==> flow/design.v <==
module CPU(clk, rst, memoryData, memoryAddress, dataOut, readSignal, writeSignal, AC);
input clk;
input rst;  
input [15:0] memoryData;
reg [3:0] state;
reg [5:0] PC;
reg [10:0] MAR;
reg signed [15:0] MBR;
reg [3:0] opcode;
reg M;
reg [15:0] IR;
reg zeroFlag, overflowFlag, carryFlag, negativeFlag;
output reg readSignal;
output reg writeSignal;
output reg signed [15:0] AC;
output reg [15:0] dataOut; 
output reg [10:0] memoryAddress;
reg signed [15:0] result;
parameter Load = 4'd1, Store = 4'd2, Add = 4'd3, Sub = 4'd4, Mul = 4'd5, Div = 4'd6 , Branch = 4'd7, BRZ = 4'd8;
always @ (posedge clk) begin
	if (rst) begin
	PC <= 0;
	state = 0;
	AC <= 0;
	dataOut <= 0;
	memoryAddress <= 0;
	zeroFlag = 0;
	overflowFlag = 0;
	carryFlag = 0;
	negativeFlag = 0;
	readSignal = 1;
	writeSignal = 0;
	end
	else
	case (state)
		0: begin  
			MAR <= PC;
			state = 1;
		end
		1: begin  
			writeSignal = 0;
			readSignal = 1;
			memoryAddress <= MAR;
			PC <= PC + 1;
			state = 2;
		end
		2:state = 3;  
		3: begin
			MBR <= memoryData;
			state = 4;
		end
		4: begin
			IR <= MBR;
			state = 5;
		end
		5: begin  
			opcode <= IR[15:12];
			M <= IR[11];
			MAR <= IR[10:0];
			state = 6;
		end
		6: begin
				if (opcode == Branch) begin  
					PC <= MAR; 
					state = 0;
				end
				else if (opcode == BRZ) begin  
					if(zeroFlag == 1 && M == 1) begin
						PC <= MAR;
						state = 0;
					end
					else begin
						state = 0;
					end
				end
				else begin
					state = 7;
				end
		end
		7: begin
			if (opcode == Store) begin
				memoryAddress <= MAR;
			end
			state = 8;
		end
		8: begin
			if (opcode == Store) begin  
				writeSignal = 1;
				readSignal = 0;
				dataOut <= AC;
				state = 0;
			end
			else begin
				state = 9;
			end
		end
		9: begin
			writeSignal = 0;
			readSignal = 1;
			if(M == 1) begin
				memoryAddress <= MAR;
			end
			state = 10;
			end
		10: begin
			state = 11;
		end
		11: begin
			if (M == 1) begin
				MBR <= memoryData;
			end
			else if (M == 0) begin
				MBR <= $signed(IR[10:0]);
			end
			state = 12;
		end
		12: begin  
			if (opcode == Load) begin  
				AC <= MBR;
				state = 0;
			end
			else if (opcode != Add && opcode != Sub && opcode != Mul && opcode != Div) begin  
				state = 0;
			end
			else begin
				case(opcode)
				Add :  
					begin
					{carryFlag, result} = AC + MBR;
					zeroFlag = (result==0)? 1:0;
					if(AC[15]==MBR[15]) begin
					  if(MBR[15]==result[15])begin
					  overflowFlag = 0;
					  end
					  else begin
					  overflowFlag = 1;
					  end
					end
					else begin
					overflowFlag = 0;
					end						
					negativeFlag =(result[15]==1)? 1:0;	
					end
				Sub :  
					begin
					{carryFlag, result} = AC - MBR;
					zeroFlag = (result==0)? 1:0;
					if(AC[15]==MBR[15]) begin
					  if(MBR[15]==result[15])begin
					  overflowFlag = 0;
					  end
					  else begin
					  overflowFlag = 1;
					  end
					end
					else begin
					overflowFlag = 0;
					end
					negativeFlag =(result[15]==1)? 1:0;
					end
				Mul :  
					begin
					result = AC * MBR;
					zeroFlag = (result==0)? 1:0;
					if(result > 16'h0FFF || result < 16'hF000) begin
					overflowFlag = 1;
					end
					else begin
						overflowFlag = 0;
					end
					negativeFlag =(result[15]==1)? 1:0;
					end	
				Div :  
					begin
					if (MBR == 0) result = 0;  
					else result = AC / MBR;
					zeroFlag = (result==0)? 1:0;
					negativeFlag =(result[15]==1)? 1:0;
					end						
			endcase  
			AC <= result;
			state = 0;
			end
		end
	endcase
end
endmodule
# Tool chain data of CPU
# What the tools print for CPU, step after step.
# Lines are those of the file above, counted from 1.
# Operators carry their Yosys type and port widths (W data, S select, Z words).
# Not given: n/a
# inputs
design,CPU
clock,clk
library,sky130hd
lib_corner,tt_025C_1v80

# Word-level counts
# Yosys after proc, flatten, opt, wreduce and memory -nomap, before mapping. Memory bits, and registers merged into a memory's read port (data or address), are not among the register bits. Print and check cells are not counted. Equal cells are merged and count once.
# word_totals
regBits,120
in_bits,18
wordCells,113
# classes
n_addsub,3
multipliers,1
div_mod_pow,1
n_eq,30
n_mux,32
bitwise,3
reduce_and_logical,29
# op_table
op,n
$div A16 B16 Y16,1
$mul A16 B16 Y16,1
$mux W16,9
$logic_not A16 Y1,5
$pmux W16 S4,1
$pmux W4 S13,1
$pmux W11 S3,1
$eq A4 B3 Y1 const B,8
$pmux W16 S2,1
$eq A4 B4 Y1 const B,6
$pmux W11 S2,1
$mux W11,2
$mux W6,3
$add A16 B16 Y16,1
$sub A16 B16 Y16,1
$eq A4 B2 Y1 const B,4
$reduce_and A2 Y1,7
$reduce_bool A13 Y1,1
$ne A4 B3 Y1 const B,3
$pmux W6 S2,1
$ne A2 B2 Y1 const B,4
$reduce_bool A2 Y1,4
$eq A4 B1 Y1 const B,2
$reduce_and A4 Y1,2
$ne A3 B3 Y1 const B,2
$reduce_and A3 Y1,2
$add A6 B1 Y6 const B,1
$mux W3,2
# Not listed: further kinds 11, cells in them 22.

# Logic depth
# Depth = most cells in a row (Yosys ltp): at word level without a register or memory, in the mapped netlist without a sequential cell, where the memories' decode and read muxes count.
# depth
word_depth,11
ABC_AREA,1
depth_mapped,249
depth_no_buf,245

# Synthesis result
# Source: synth_stat.txt of the flow (Yosys; design flattened, memories mapped). It holds for the ABC_AREA given above (unset counts as 0); a run with the other value may have another netlist.
# The area totals of this step are shown rounded.
# mapped
cells,2829
area_um2,19000
seq_area_um2,3220
flip_flops,129
n_buf,89
# by_type
cell,n,type_area_um2
sky130_fd_sc_hd__ha_1,230,2877.76
sky130_fd_sc_hd__nand2_1,719,2.7E+03
sky130_fd_sc_hd__edfxtp_1,64,1.92E+03
sky130_fd_sc_hd__inv_1,483,1.81E+03
sky130_fd_sc_hd__fa_1,81,1.62E+03
sky130_fd_sc_hd__dfxtp_1,65,1.3E+03
sky130_fd_sc_hd__a21oi_1,159,795.763
sky130_fd_sc_hd__xor2_1,90,788.256
sky130_fd_sc_hd__nand3_1,149,745.715
sky130_fd_sc_hd__nor2_1,182,683.155
sky130_fd_sc_hd__o21ai_0,134,670.643
sky130_fd_sc_hd__xnor2_1,44,385.37
sky130_fd_sc_hd__clkbuf_1,53,198.941
sky130_fd_sc_hd__o21bai_1,26,195.187
sky130_fd_sc_hd__nand4_1,28,175.168
sky130_fd_sc_hd__o21ai_2,19,166.41
sky130_fd_sc_hd__or2_2,26,162.656
sky130_fd_sc_hd__nor3_1,30,150.144
# Not listed: further types 45, cells in them 247.

# Worst setup path after synthesis
# Source: OpenSTA report_checks on the synthesized netlist (no wires, ideal clock, input and output delay 20% of the period each), path of least setup slack; recovery checks are left aside. Register names are those of the netlist, which keeps one name where synthesis merged equal registers.
# synth_timing
path_type,reg-to-reg
start,register AC[15]
end,register AC[15]
clock_period_ns,42.0
setup_ns,0.070
arrival_ns,27.200
setup_slack_ns,14.730
path_delay_ns,27.270
stages,224
path_buffers,10
synth_period_reached_ns,27.27
# "path_delay_ns" is the arrival time less input delay plus setup time.
# "stages" counts driving pins, that of a launching flip-flop among them; a cell with two outputs on the path counts twice.
# "synth_period_reached_ns" = period - worst setup slack (recovery checks aside). The figure is calculated, with input and output delays left at 20% of the set period.
# Between the ends stands the longest chain of elaborated cells between them, by number of cells; it is not shown to be the way that was timed. Of several equally long chains one is given.
# Each line given opens the expression or statement behind the cell; cells for indexed reads and writes are added by Yosys, which also makes memories of some case tables.
# A register here has more assigning lines than the two given.
# synth_via
cell_sequence,sky130_fd_sc_hd__dfxtp_1 > sky130_fd_sc_hd__buf_1 > sky130_fd_sc_hd__buf_1 > sky130_fd_sc_hd__nand3_1 > sky130_fd_sc_hd__nor3_1 > sky130_fd_sc_hd__ha_1 > sky130_fd_sc_hd__o21ai_0 > sky130_fd_sc_hd__nor3_1 > sky130_fd_sc_hd__nand3_1 > sky130_fd_sc_hd__o21ai_0 > sky130_fd_sc_hd__o21ai_0 > sky130_fd_sc_hd__inv_1 > sky130_fd_sc_hd__ha_1 > sky130_fd_sc_hd__nand2_1 > sky130_fd_sc_hd__inv_1 > sky130_fd_sc_hd__o21ai_0 > sky130_fd_sc_hd__nor2_1 > sky130_fd_sc_hd__o21ai_2 > [188 not listed] > sky130_fd_sc_hd__a21oi_1 > sky130_fd_sc_hd__a2111oi_0 > sky130_fd_sc_hd__o31ai_1 > sky130_fd_sc_hd__a31oi_1 > sky130_fd_sc_hd__nand3_2 > sky130_fd_sc_hd__nor2_4 > sky130_fd_sc_hd__nand2_1 > sky130_fd_sc_hd__nor2_1 > sky130_fd_sc_hd__nand2_1 > sky130_fd_sc_hd__nand3_1 > sky130_fd_sc_hd__nand2_1 > sky130_fd_sc_hd__nor2_1 > sky130_fd_sc_hd__nand2_1 > sky130_fd_sc_hd__o211ai_1 > sky130_fd_sc_hd__o21ai_1 > sky130_fd_sc_hd__nand2_1 > sky130_fd_sc_hd__nand2_1 > sky130_fd_sc_hd__a21oi_1
elab_chain_cells,10
# synth_rtl
element,line_no,text
"start, declared",15,output reg signed [15:0] AC;
"start, assigned",24,AC <= 0;
"start, assigned",181,AC <= result;
$div A16 B16 Y16,176,else result = AC / MBR;
$mux W16,175,if (MBR == 0) result = 0;
$mux W16,126,case(opcode)
$mux W16,122,else if (opcode != Add && opcode != Sub && opcode != Mul && opcode != Div) begin
$mux W16,118,if (opcode == Load) begin
$mux W16,35,case (state)
$mux W16,21,if (rst) begin
$pmux W16 S4,126,
$mux W16,122,
$mux W16,118,
"end, assigned",119,AC <= MBR;
"end, assigned",181,
"end, declared",15,

# Worst path after layout
# From the final timing report of stored run 2: the path of least setup slack in the routed layout; clock arrival at registers is part of the times.
# layout_timing
path_type,reg-to-reg
start,register AC[1]
end,register AC[9]
clock_period_ns,22.3
setup_ns,0.13
arrival_ns,26.75
setup_slack_ns,-4.16
stages,224
path_buffers,34
# Between the ends stands the longest chain of elaborated cells between them, by number of cells; it is not shown to be the way that was timed. Of several equally long chains one is given.
# A register here has more assigning lines than the two given.
# layout_via
cell_sequence,sky130_fd_sc_hd__dfxtp_4 > sky130_fd_sc_hd__clkinvlp_4 > sky130_fd_sc_hd__ha_4 > sky130_fd_sc_hd__nand2_4 > sky130_fd_sc_hd__inv_4 > sky130_fd_sc_hd__nand2_2 > sky130_fd_sc_hd__nand2_1 > sky130_fd_sc_hd__nand2_1 > sky130_fd_sc_hd__nand2_2 > sky130_fd_sc_hd__inv_2 > sky130_fd_sc_hd__nand3_4 > sky130_fd_sc_hd__nor2_4 > sky130_fd_sc_hd__nand3_2 > sky130_fd_sc_hd__inv_2 > sky130_fd_sc_hd__nand4_1 > sky130_fd_sc_hd__o21ai_2 > sky130_fd_sc_hd__nand2_1 > sky130_fd_sc_hd__o21ai_2 > [188 not listed] > sky130_fd_sc_hd__o31ai_2 > sky130_fd_sc_hd__a31oi_1 > sky130_fd_sc_hd__buf_4 > sky130_fd_sc_hd__buf_6 > sky130_fd_sc_hd__nand3_4 > sky130_fd_sc_hd__nor2_4 > sky130_fd_sc_hd__buf_6 > sky130_fd_sc_hd__nand3_4 > sky130_fd_sc_hd__buf_6 > sky130_fd_sc_hd__o21ai_4 > sky130_fd_sc_hd__a21oi_1 > sky130_fd_sc_hd__o21ai_1 > sky130_fd_sc_hd__buf_4 > sky130_fd_sc_hd__o21ai_2 > sky130_fd_sc_hd__o21ai_2 > sky130_fd_sc_hd__nand2_1 > sky130_fd_sc_hd__nand2_1 > sky130_fd_sc_hd__a21oi_1
elab_chain_cells,10
# layout_rtl
element,line_no,text
"start, declared",15,output reg signed [15:0] AC;
"start, assigned",24,AC <= 0;
"start, assigned",181,AC <= result;
$div A16 B16 Y16,176,else result = AC / MBR;
$mux W16,175,if (MBR == 0) result = 0;
$mux W16,126,case(opcode)
$mux W16,122,else if (opcode != Add && opcode != Sub && opcode != Mul && opcode != Div) begin
$mux W16,118,if (opcode == Load) begin
$mux W16,35,case (state)
$mux W16,21,if (rst) begin
$pmux W16 S4,126,
$mux W16,122,
$mux W16,118,
"end, assigned",119,AC <= MBR;
"end, assigned",181,
"end, declared",15,

# Record of 5 stored runs of the RTL-to-layout flow on CPU, platform sky130hd. The runs are unordered. Constraints: input delay and output delay 20% of the set period each, output load 0.01 pF.
# By "achievedPeriod_ns" is meant the clock period of the run minus its worst setup slack. This is arithmetic on one report: input and output delays are still those of the set period (20% each).
# "worst_setup_path_time_ns" = time allowed to the worst setup path (clock period - input delay - output delay, where it has them) - its slack; a late launch clock adds to it, a late capture clock takes from it.
# "fin_power_mw": no workload was simulated; the value follows from the tool's default switching activity.
# The results are shown rounded.
# Among the settings, - means not set for that run.
# Among the results, - means that no value is shown for the run.
item,stored run 1,stored run 2,stored run 3,stored run 4,stored run 5
ABC_AREA,0,1,-,0,0
CAP_MARGIN,5,20,20,40,10
CELL_PAD_IN_SITES_DETAIL_PLACEMENT,2,-,-,-,-
CELL_PAD_IN_SITES_GLOBAL_PLACEMENT,1,3,-,-,-
CORE_ASPECT_RATIO,0.52,0.74,-,0.69,0.95
CORE_MARGIN,5,8,2,2,5
CORE_UTILIZATION,50,21,40,59,63
CTS_CLUSTER_DIAMETER,252,-,-,-,44
CTS_CLUSTER_SIZE,25,15,-,-,-
GPL_ROUTABILITY_DRIVEN,1,1,-,0,-
GPL_TIMING_DRIVEN,0,1,-,-,-
MAX_ROUTING_LAYER,met5,met4,-,-,met4
PLACE_DENSITY_LB_ADDON,0.06,0.3,-,0.05,0.19
SLEW_MARGIN,10,15,20,10,10
period_ns,35.8,22.3,42.0,42.9,35.8
PLACE_DENSITY,-,-,0.6,-,-
SETUP_SLACK_MARGIN,-,-,-,-0.46,5.0
worst_setup_path_time_ns,-,26.46,37.19,36.97,30.22
worst_setup_path_type,-,reg-to-reg,reg-to-reg,reg-to-reg,reg-to-reg
synth_area_um2,-,19000,19200,19200,19200
timing.setup.ws_ns,-,-4.16,4.81,5.93,5.58
fin_tns_ns,-,-129,0.000,0.000,0.000
stdcell_area_um2,-,30100,21200,20900,22500
utilization_pct,-,33.3,44.5,65.8,74.6
fin_power_mw,-,0.606,0.312,0.303,0.367
total_die_area_um2,-,101000,49700,33900,34000
achievedPeriod_ns,-,26.460,37.192,36.972,30.217
# Stored run 1: did not finish, placement stopped with DPL-0033
